==> flow/design.v <==
module mult32x32_fsm (
    input logic clk,               
    input logic reset,             
    input logic start,             
    output logic busy,             
    output logic [1:0] a_sel,      
    output logic b_sel,            
    output logic [2:0] shift_sel,  
    output logic upd_prod,         
    output logic clr_prod          
);
	typedef enum { idle, handle1, handle2, handle3, handle4, handle5, handle6, handle7, handle8} sm_type;
	sm_type current_state;
	sm_type next_state;
	always_ff @(posedge clk, posedge reset) begin
		if (reset== 1'b1) begin
			current_state <=idle;
		end
		else begin
			current_state <= next_state;
		end
	end
	always_comb begin
		next_state= current_state;
		busy=1'b1;
		upd_prod= 1'b1;
		clr_prod= 1'b0;
		a_sel= 2'b0;
		b_sel= 1'b0;
		shift_sel= 3'b0;
		case(current_state)
			idle: begin
				if(start== 1'b0) begin
					next_state=idle;
					busy=1'b0;
					upd_prod=1'b0;
				end
				else begin
					next_state=handle1;
					busy=1'b0;
					upd_prod=1'b0;
					clr_prod=1'b1;
				end
			end
			handle1: begin
				next_state= handle2;
				a_sel=2'b0;
				b_sel=1'b0;
				shift_sel=3'b0;
			end
			handle2: begin
				next_state= handle3;
				a_sel=2'b01;
				b_sel=1'b0;
				shift_sel=3'b001;
			end
			handle3: begin
				next_state= handle4;
				a_sel=2'b10;
				b_sel=1'b0;
				shift_sel=3'b010;
			end
			handle4: begin
				next_state= handle5;
				a_sel=2'b11;
				b_sel=1'b0;
				shift_sel=3'b011;
			end
			handle5: begin
				next_state= handle6;
				a_sel=2'b0;
				b_sel=1'b1;
				shift_sel=3'b010;
			end
			handle6: begin
				next_state= handle7;
				a_sel=2'b01;
				b_sel=1'b1;
				shift_sel=3'b011;
			end
			handle7: begin
				next_state= handle8;
				a_sel=2'b10;
				b_sel=1'b1;
				shift_sel=3'b100;
			end
			handle8: begin
				next_state= idle;
				a_sel=2'b11;
				b_sel=1'b1;
				shift_sel=3'b101;
			end
		endcase
	end
endmodule
module mult32x32_arith (
    input logic clk,              
    input logic reset,            
    input logic [31:0] a,         
    input logic [31:0] b,         
    input logic [1:0] a_sel,      
    input logic b_sel,            
    input logic [2:0] shift_sel,  
    input logic upd_prod,         
    input logic clr_prod,         
    output logic [63:0] product   
);
logic [15:0] out16;
logic [7:0] out8;
always_comb begin
	case(a_sel)
		2'b00: out8 = a[7:0];
		2'b01: out8 = a[15:8];
		2'b10: out8 = a[23:16];
		2'b11: out8 = a[31:24];
	endcase
end
always_comb begin
	case(b_sel)
		1'b0: out16 = b[15:0];
		1'b1: out16 = b[31:16];
	endcase
end
logic [23:0] mult;
always_comb begin
	mult = out16 * out8;
end
logic [63:0] shifted;
always_comb begin
	shifted = 64'b0;
	case(shift_sel)
		3'b000: shifted = mult;
		3'b001: shifted = mult << 8; 
		3'b010: shifted = mult << 16;
		3'b011: shifted = mult << 24;
		3'b100: shifted = mult << 32;
		3'b101: shifted = mult << 40;
	endcase
end
always_ff @(posedge clk, posedge reset) begin
	if(reset == 1'b1) begin 
		product <= 64'b0;
	end
	else begin
		if(clr_prod == 1'b1) begin
			product <= 64'b0;
		end
		else if (upd_prod == 1'b1) begin
			product <= product + shifted;
		end
	end
end
endmodule
module mult32x32 (
    input logic clk,             
    input logic reset,           
    input logic start,           
    input logic [31:0] a,        
    input logic [31:0] b,        
    output logic busy,           
    output logic [63:0] product  
);
logic [1:0] a_sel;
logic b_sel;
logic [2:0] shift_sel;
logic upd_prod;
logic clr_prod;
mult32x32_fsm fsm(
	.clk(clk),
	.reset(reset),
	.start(start),
	.busy(busy),
	.a_sel(a_sel),
	.b_sel(b_sel),
	.shift_sel(shift_sel),
	.upd_prod(upd_prod),
	.clr_prod(clr_prod)
);
mult32x32_arith arith(
	.clk(clk),
	.reset(reset),
	.a(a),
	.b(b),
	.a_sel(a_sel),
	.b_sel(b_sel),
	.shift_sel(shift_sel),
	.upd_prod(upd_prod),
	.clr_prod(clr_prod),
	.product(product)
);
endmodule
# Tool chain data of mult32x32
# Tool output for the design above before and after an edit, in the order of the flow.
# "orig" refers to lines of the RTL above, "edited" to lines of the edited file.
# "diff" is "edited" less "orig", of the values as shown.
# Operators carry their Yosys type and port widths (W data, S select, Z words).
# Cell names lack the library's common part.
# A cell with -- has no value.
# design
design	mult32x32
clock	clk
library	sky130hd
pvt_corner	tt_025C_1v80

# Edit of the RTL
# Unified diff, file above to edited file.
# The edited RTL no longer does the same as the RTL above: the edit was made by script, with no optimisation intended.
# begin of diff
@@ -146,5 +146,5 @@
 			product <= 64'b0;
 		end
-		else if (upd_prod == 1'b1) begin
+		else begin
 			product <= product + shifted;
 		end
# end of diff

# Elaborated design
# Source: Yosys, flattened and elaborated, memories not mapped. Widths are those after wreduce. Registers that Yosys merges into a memory's read port (data or address) are not register bits. Print and check cells do not count.
# bits
element	orig	edited	diff
output_inout_bits	65	65	0
inputBits	67	67	0
word_cells	45	43	-2
regBits	96	96	0
# op_classes
element	orig	edited	diff
mux	13	12	-1
addsub	1	1	0
mul	1	1	0
eq_ne	16	16	0
n_reduce_logical	11	10	-1
bitwise	1	1	0
# op_table
cell	orig	edited	diff
$mux W64	2	1	-1
$reduce_bool A2 Y1	1	0	-1
$mux W1	5	5	0
$reduce_or A2 Y1	5	5	0
$eq A32 B3 Y1 const B	4	4	0
$eq A2 B2 Y1 const B	2	2	0
$eq A3 B2 Y1 const B	2	2	0
$eq A3 B3 Y1 const B	2	2	0
$eq A32 B2 Y1 const B	2	2	0
$add A64 B64 Y64	1	1	0
$eq A2 B1 Y1 const B	1	1	0
$eq A3 B1 Y1 const B	1	1	0
$eq A32 B1 Y1 const B	1	1	0
$eq A32 B4 Y1 const B	1	1	0
$logic_not A2 Y1	1	1	0
$logic_not A3 Y1	1	1	0
$logic_not A32 Y1	1	1	0
$mul A16 B8 Y24	1	1	0
$not A1 Y1	1	1	0
$pmux W16 S2	1	1	0
$pmux W2 S3	1	1	0
$pmux W3 S5	1	1	0
$pmux W32 S9	1	1	0
$pmux W64 S6	1	1	0
$pmux W8 S4	1	1	0
$reduce_bool A9 Y1	1	1	0
$reduce_or A4 Y1	1	1	0

# Logic depth
# Yosys ltp: most cells in a row. Word level: on the elaborated netlist, between registers, memories and ports. Mapped: between sequential cells and ports; inverters and the memories' decode and read muxes count.
# depth
element	orig	edited	diff
depth_word	10	9	-1
abc_area	0	0	--
mapped_depth	39	38	-1
mapped_depth_nobuf	35	33	-2

# Synthesis result
# Source: synth_stat.txt of the flow (Yosys; design flattened, memories mapped). It holds for the ABC_AREA given above (unset counts as 0); a run with the other value may have another netlist.
# mapped
element	orig	edited	diff
ff_cells	73	73	0
n_buf	65	60	-5
seqArea_um2	1828.0	1828.0	0.0
stdcells	1490	1462	-28
synth_area_um2	11561.1	11447.2	-113.9
# types
cell_type	orig	edited	diff
o21ai_0	105	60	-45
nor2_1	195	239	44
nand3b_1	21	1	-20
a21oi_1	86	105	19
clkbuf_1	52	36	-16
buf_2	6	20	14
nand2_1	153	141	-12
o22ai_1	25	15	-10
nand3_1	26	35	9
a211oi_1	13	5	-8
o21ai_1	13	19	6
or3_1	8	2	-6
o221ai_1	7	2	-5
buf_1	6	1	-5
a22oi_1	3	8	5
mux2i_1	18	22	4
nor4_1	9	5	-4
and2_1	6	10	4
# Not every row of either side is listed.
# The figures by module come from a second, unflattened synthesis with its own total; it is not the netlist above.
# hier_totals
element	orig	edited	diff
hier_cells	1469	1357	-112
area_unflattened_um2	11788.8	10969.3	-819.5
# Each row is one instance without its submodules.
# by_module_orig
mod	n_cells	instances	seq_area_um2	mod_area_um2
mult32x32_arith	1449	1	1601.5	11489.8
mult32x32_fsm	20	1	226.5	299.0
mult32x32	0	1	0.0	0.0
# by_module_edited
mod	n_cells	instances	seq_area_um2	mod_area_um2
mult32x32_arith	1337	1	1601.5	10670.2
mult32x32_fsm	20	1	226.5	299.0
mult32x32	0	1	0.0	0.0

# Worst setup path after synthesis
# Path of least setup slack by OpenSTA after synthesis, without wires, with an ideal clock, recovery checks aside; 20% of the period is set as input and as output delay. Where synthesis merged equal registers, the netlist keeps one of their names.
# synth_path
element	orig	edited	diff
kind	in2reg	in2reg	--
from	in a[23]	in a[18]	--
to	reg (no name shown)	reg (no name shown)	--
driving_pins	30	32	2
path_delay_ns	7.240	7.021	-0.219
required_ns	11.878	11.880	0.002
n_path_buf	2	2	0
launch_ns	2.400	2.400	0.000
setup_ns	0.122	0.120	-0.002
arrival_time_ns	9.518	9.301	-0.217
clock_period_ns	12.0	12.0	0.0
path_slack_ns	2.361	2.579	0.218
input_delay_ns	2.400	2.400	0.000
period_less_setup_slack_ns	9.639	9.421	-0.218
# "path_delay_ns" = arrival - input delay + setup time.
# "driving_pins": output pins that drive a net of the path, with the launching flip-flop's if there is one; two outputs of one cell count as two.
# "period_less_setup_slack_ns" = period - worst setup slack (recovery checks aside). The figure is calculated, with input and output delays left at 20% of the set period.
# The rows between start and end are the longest chain of elaborated cells between them; the timing report does not say that the signal goes this way. Where chains are equally long, one stands for them.
# Each line given opens the expression or statement behind the cell; cells for indexed reads and writes are added by Yosys, which also makes memories of some case tables.
# synth_between_orig
cell_sequence	nand2_1 nand2_1 o21ai_1 clkbuf_1 nor2_1 fa_1 fa_1 fa_1 inv_1 fa_1 inv_1 ha_1 o21a_1 o21ai_0 nor3b_2 nor4_1 o31ai_1 nor4_1 a211oi_1 o2bb2a_1 o22ai_1 ha_1 clkbuf_1 nand4_1 or3_1 a211o_1 a211oi_2 o21ai_1 a21o_1 a32o_1
elab_chain_cells	6
cells_between	6
lines_between	6
classes_between	add/sub: 1; mul: 1; mux: 4
# synth_lines_orig
element	line	text
start, declared	158	input logic [31:0] a,
$pmux W8 S4	111	case(a_sel)
$mul A16 B8 Y24	126	mult = out16 * out8;
$pmux W64 S6	131	case(shift_sel)
$add A64 B64 Y64	149
$mux W64	148	else if (upd_prod == 1'b1) begin
$mux W64	145	if(clr_prod == 1'b1) begin
end, assigned	146
end, assigned	149
end, declared	106
# synth_between_edited
cell_sequence	nand2_1 nand2_1 o21ai_1 clkbuf_1 nor2_1 fa_1 fa_1 fa_1 inv_1 fa_1 inv_1 ha_1 a21o_1 and2_2 a311oi_2 o31ai_1 a21o_1 a21oi_1 xnor2_1 nand2_1 a311oi_1 ha_1 buf_2 a21o_1 o21bai_1 a221oi_1 o31ai_1 nand3b_1 o211a_1 o21ai_0 a21oi_1 a31o_1
elab_chain_cells	5
cells_between	5
lines_between	5
classes_between	add/sub: 1; mul: 1; mux: 3
# synth_lines_edited
element	line	text
start, declared	158	input logic [31:0] a,
$pmux W8 S4	111	case(a_sel)
$mul A16 B8 Y24	126	mult = out16 * out8;
$pmux W64 S6	131	case(shift_sel)
$add A64 B64 Y64	149
$mux W64	145	if(clr_prod == 1'b1) begin
end, assigned	146
end, assigned	149
end, declared	106

# Timing after layout
# Path of least setup slack in the final report of the runs of pair A (OpenROAD, finished layout, wires in). Where an end is a register, its clock arrival counts in the times.
# layout_path
element	orig	edited	diff
kind	in2reg	in2reg	--
from	in a[15]	in a[27]	--
to	reg (no name shown)	reg (no name shown)	--
clock_period_ns	11.0	11.0	0.0
n_path_buf	4	2	-2
arrival_time_ns	10.62	10.49	-0.13
input_delay_ns	2.20	2.20	0.00
launch_ns	2.20	2.20	0.00
path_slack_ns	0.56	0.72	0.16
driving_pins	35	32	-3
required_ns	11.19	11.21	0.02
setup_ns	0.17	0.14	-0.03
# The rows between start and end are the longest chain of elaborated cells between them; the timing report does not say that the signal goes this way. Where chains are equally long, one stands for them.
# layout_between_orig
cell_sequence	clkdlybuf4s50_1 nand2_1 nand3_1 o21ai_1 buf_4 or2_2 fa_1 fa_1 inv_1 fa_1 inv_1 fa_1 inv_1 ha_1 buf_4 o21a_1 o21ai_0 nor3b_2 nor4_1 o31ai_1 nor4_1 a211oi_1 buf_4 o2bb2a_1 o22ai_1 ha_1 a21o_1 a21o_1 a211oi_1 a2bb2oi_1 a21oi_2 o41ai_4 a31oi_1 xnor2_1 o21ai_0
elab_chain_cells	6
cells_between	6
lines_between	6
classes_between	add/sub: 1; mul: 1; mux: 4
# layout_lines_orig
element	line	text
start, declared	158	input logic [31:0] a,
$pmux W8 S4	111	case(a_sel)
$mul A16 B8 Y24	126	mult = out16 * out8;
$pmux W64 S6	131	case(shift_sel)
$add A64 B64 Y64	149
$mux W64	148	else if (upd_prod == 1'b1) begin
$mux W64	145	if(clr_prod == 1'b1) begin
end, assigned	146
end, assigned	149
end, declared	106
# layout_between_edited
cell_sequence	clkdlybuf4s50_1 nand2_1 nand2_1 o21ai_1 or2_2 fa_1 fa_1 inv_1 fa_1 inv_1 fa_1 inv_1 ha_1 o21a_1 o21a_1 a311oi_2 o31ai_1 a21o_1 a21oi_1 xor2_1 o21ai_0 ha_1 nand4_1 nor3_1 a21boi_0 a2111oi_1 buf_4 a211oi_1 nor2_1 o21ai_0 xnor2_1 nor2_1
elab_chain_cells	5
cells_between	5
lines_between	5
classes_between	add/sub: 1; mul: 1; mux: 3
# layout_lines_edited
element	line	text
start, declared	158	input logic [31:0] a,
$pmux W8 S4	111	case(a_sel)
$mul A16 B8 Y24	126	mult = out16 * out8;
$pmux W64 S6	131	case(shift_sel)
$add A64 B64 Y64	149
$mux W64	145	if(clr_prod == 1'b1) begin
end, assigned	146
end, assigned	149
end, declared	106

# Measured runs
# Both versions went through the flow (Yosys, OpenROAD) with the same settings in each pair. Constraints: input delay and output delay 20% of the set period each, output load 0.01 pF.
# settings_pair_A
CORE_UTILIZATION	40
period_ns	11.0
CAP_MARGIN	20
CORE_MARGIN	2
SLEW_MARGIN	20
# results_pair_A
element	orig	edited	diff
fin_hold_ws_ns	0.355	0.353	-0.002
cell_area_final_um2	13957.1	13685.6	-271.5
util_pct	48.9	48.9	0.0
tns_ns	0.000	0.000	0.000
achieved_clock_period_ns	10.437	10.278	-0.159
yosys_chip_area_um2	11561.1	11447.2	-113.9
ws_setup_ns	0.563	0.722	0.159
dieArea_um2	30277.7	29987.8	-289.9
# settings_pair_B
ABC_AREA	0
CAP_MARGIN	25
CELL_PAD_IN_SITES_DETAIL_PLACEMENT	2
CELL_PAD_IN_SITES_GLOBAL_PLACEMENT	1
CORE_UTILIZATION	24
CTS_CLUSTER_DIAMETER	163
CTS_CLUSTER_SIZE	17
MAX_ROUTING_LAYER	met5
PLACE_DENSITY_LB_ADDON	0.13
SETUP_SLACK_MARGIN	0.99
period_ns	6.93
CORE_MARGIN	2
SLEW_MARGIN	20
# results_pair_B
element	orig	edited	diff
fin_hold_ws_ns	0.383	0.351	-0.032
cell_area_final_um2	21564.4	20428.3	-1136.1
util_pct	45.3	43.1	-2.2
tns_ns	-75.271	-65.739	9.532
achieved_clock_period_ns	8.876	8.635	-0.241
yosys_chip_area_um2	11561.1	11447.2	-113.9
ws_setup_ns	-1.946	-1.705	0.241
dieArea_um2	49943.3	49459.5	-483.8
# By "achieved_clock_period_ns" is meant the clock period of the run minus its worst setup slack. This is arithmetic on one report: input and output delays are still those of the set period (20% each).
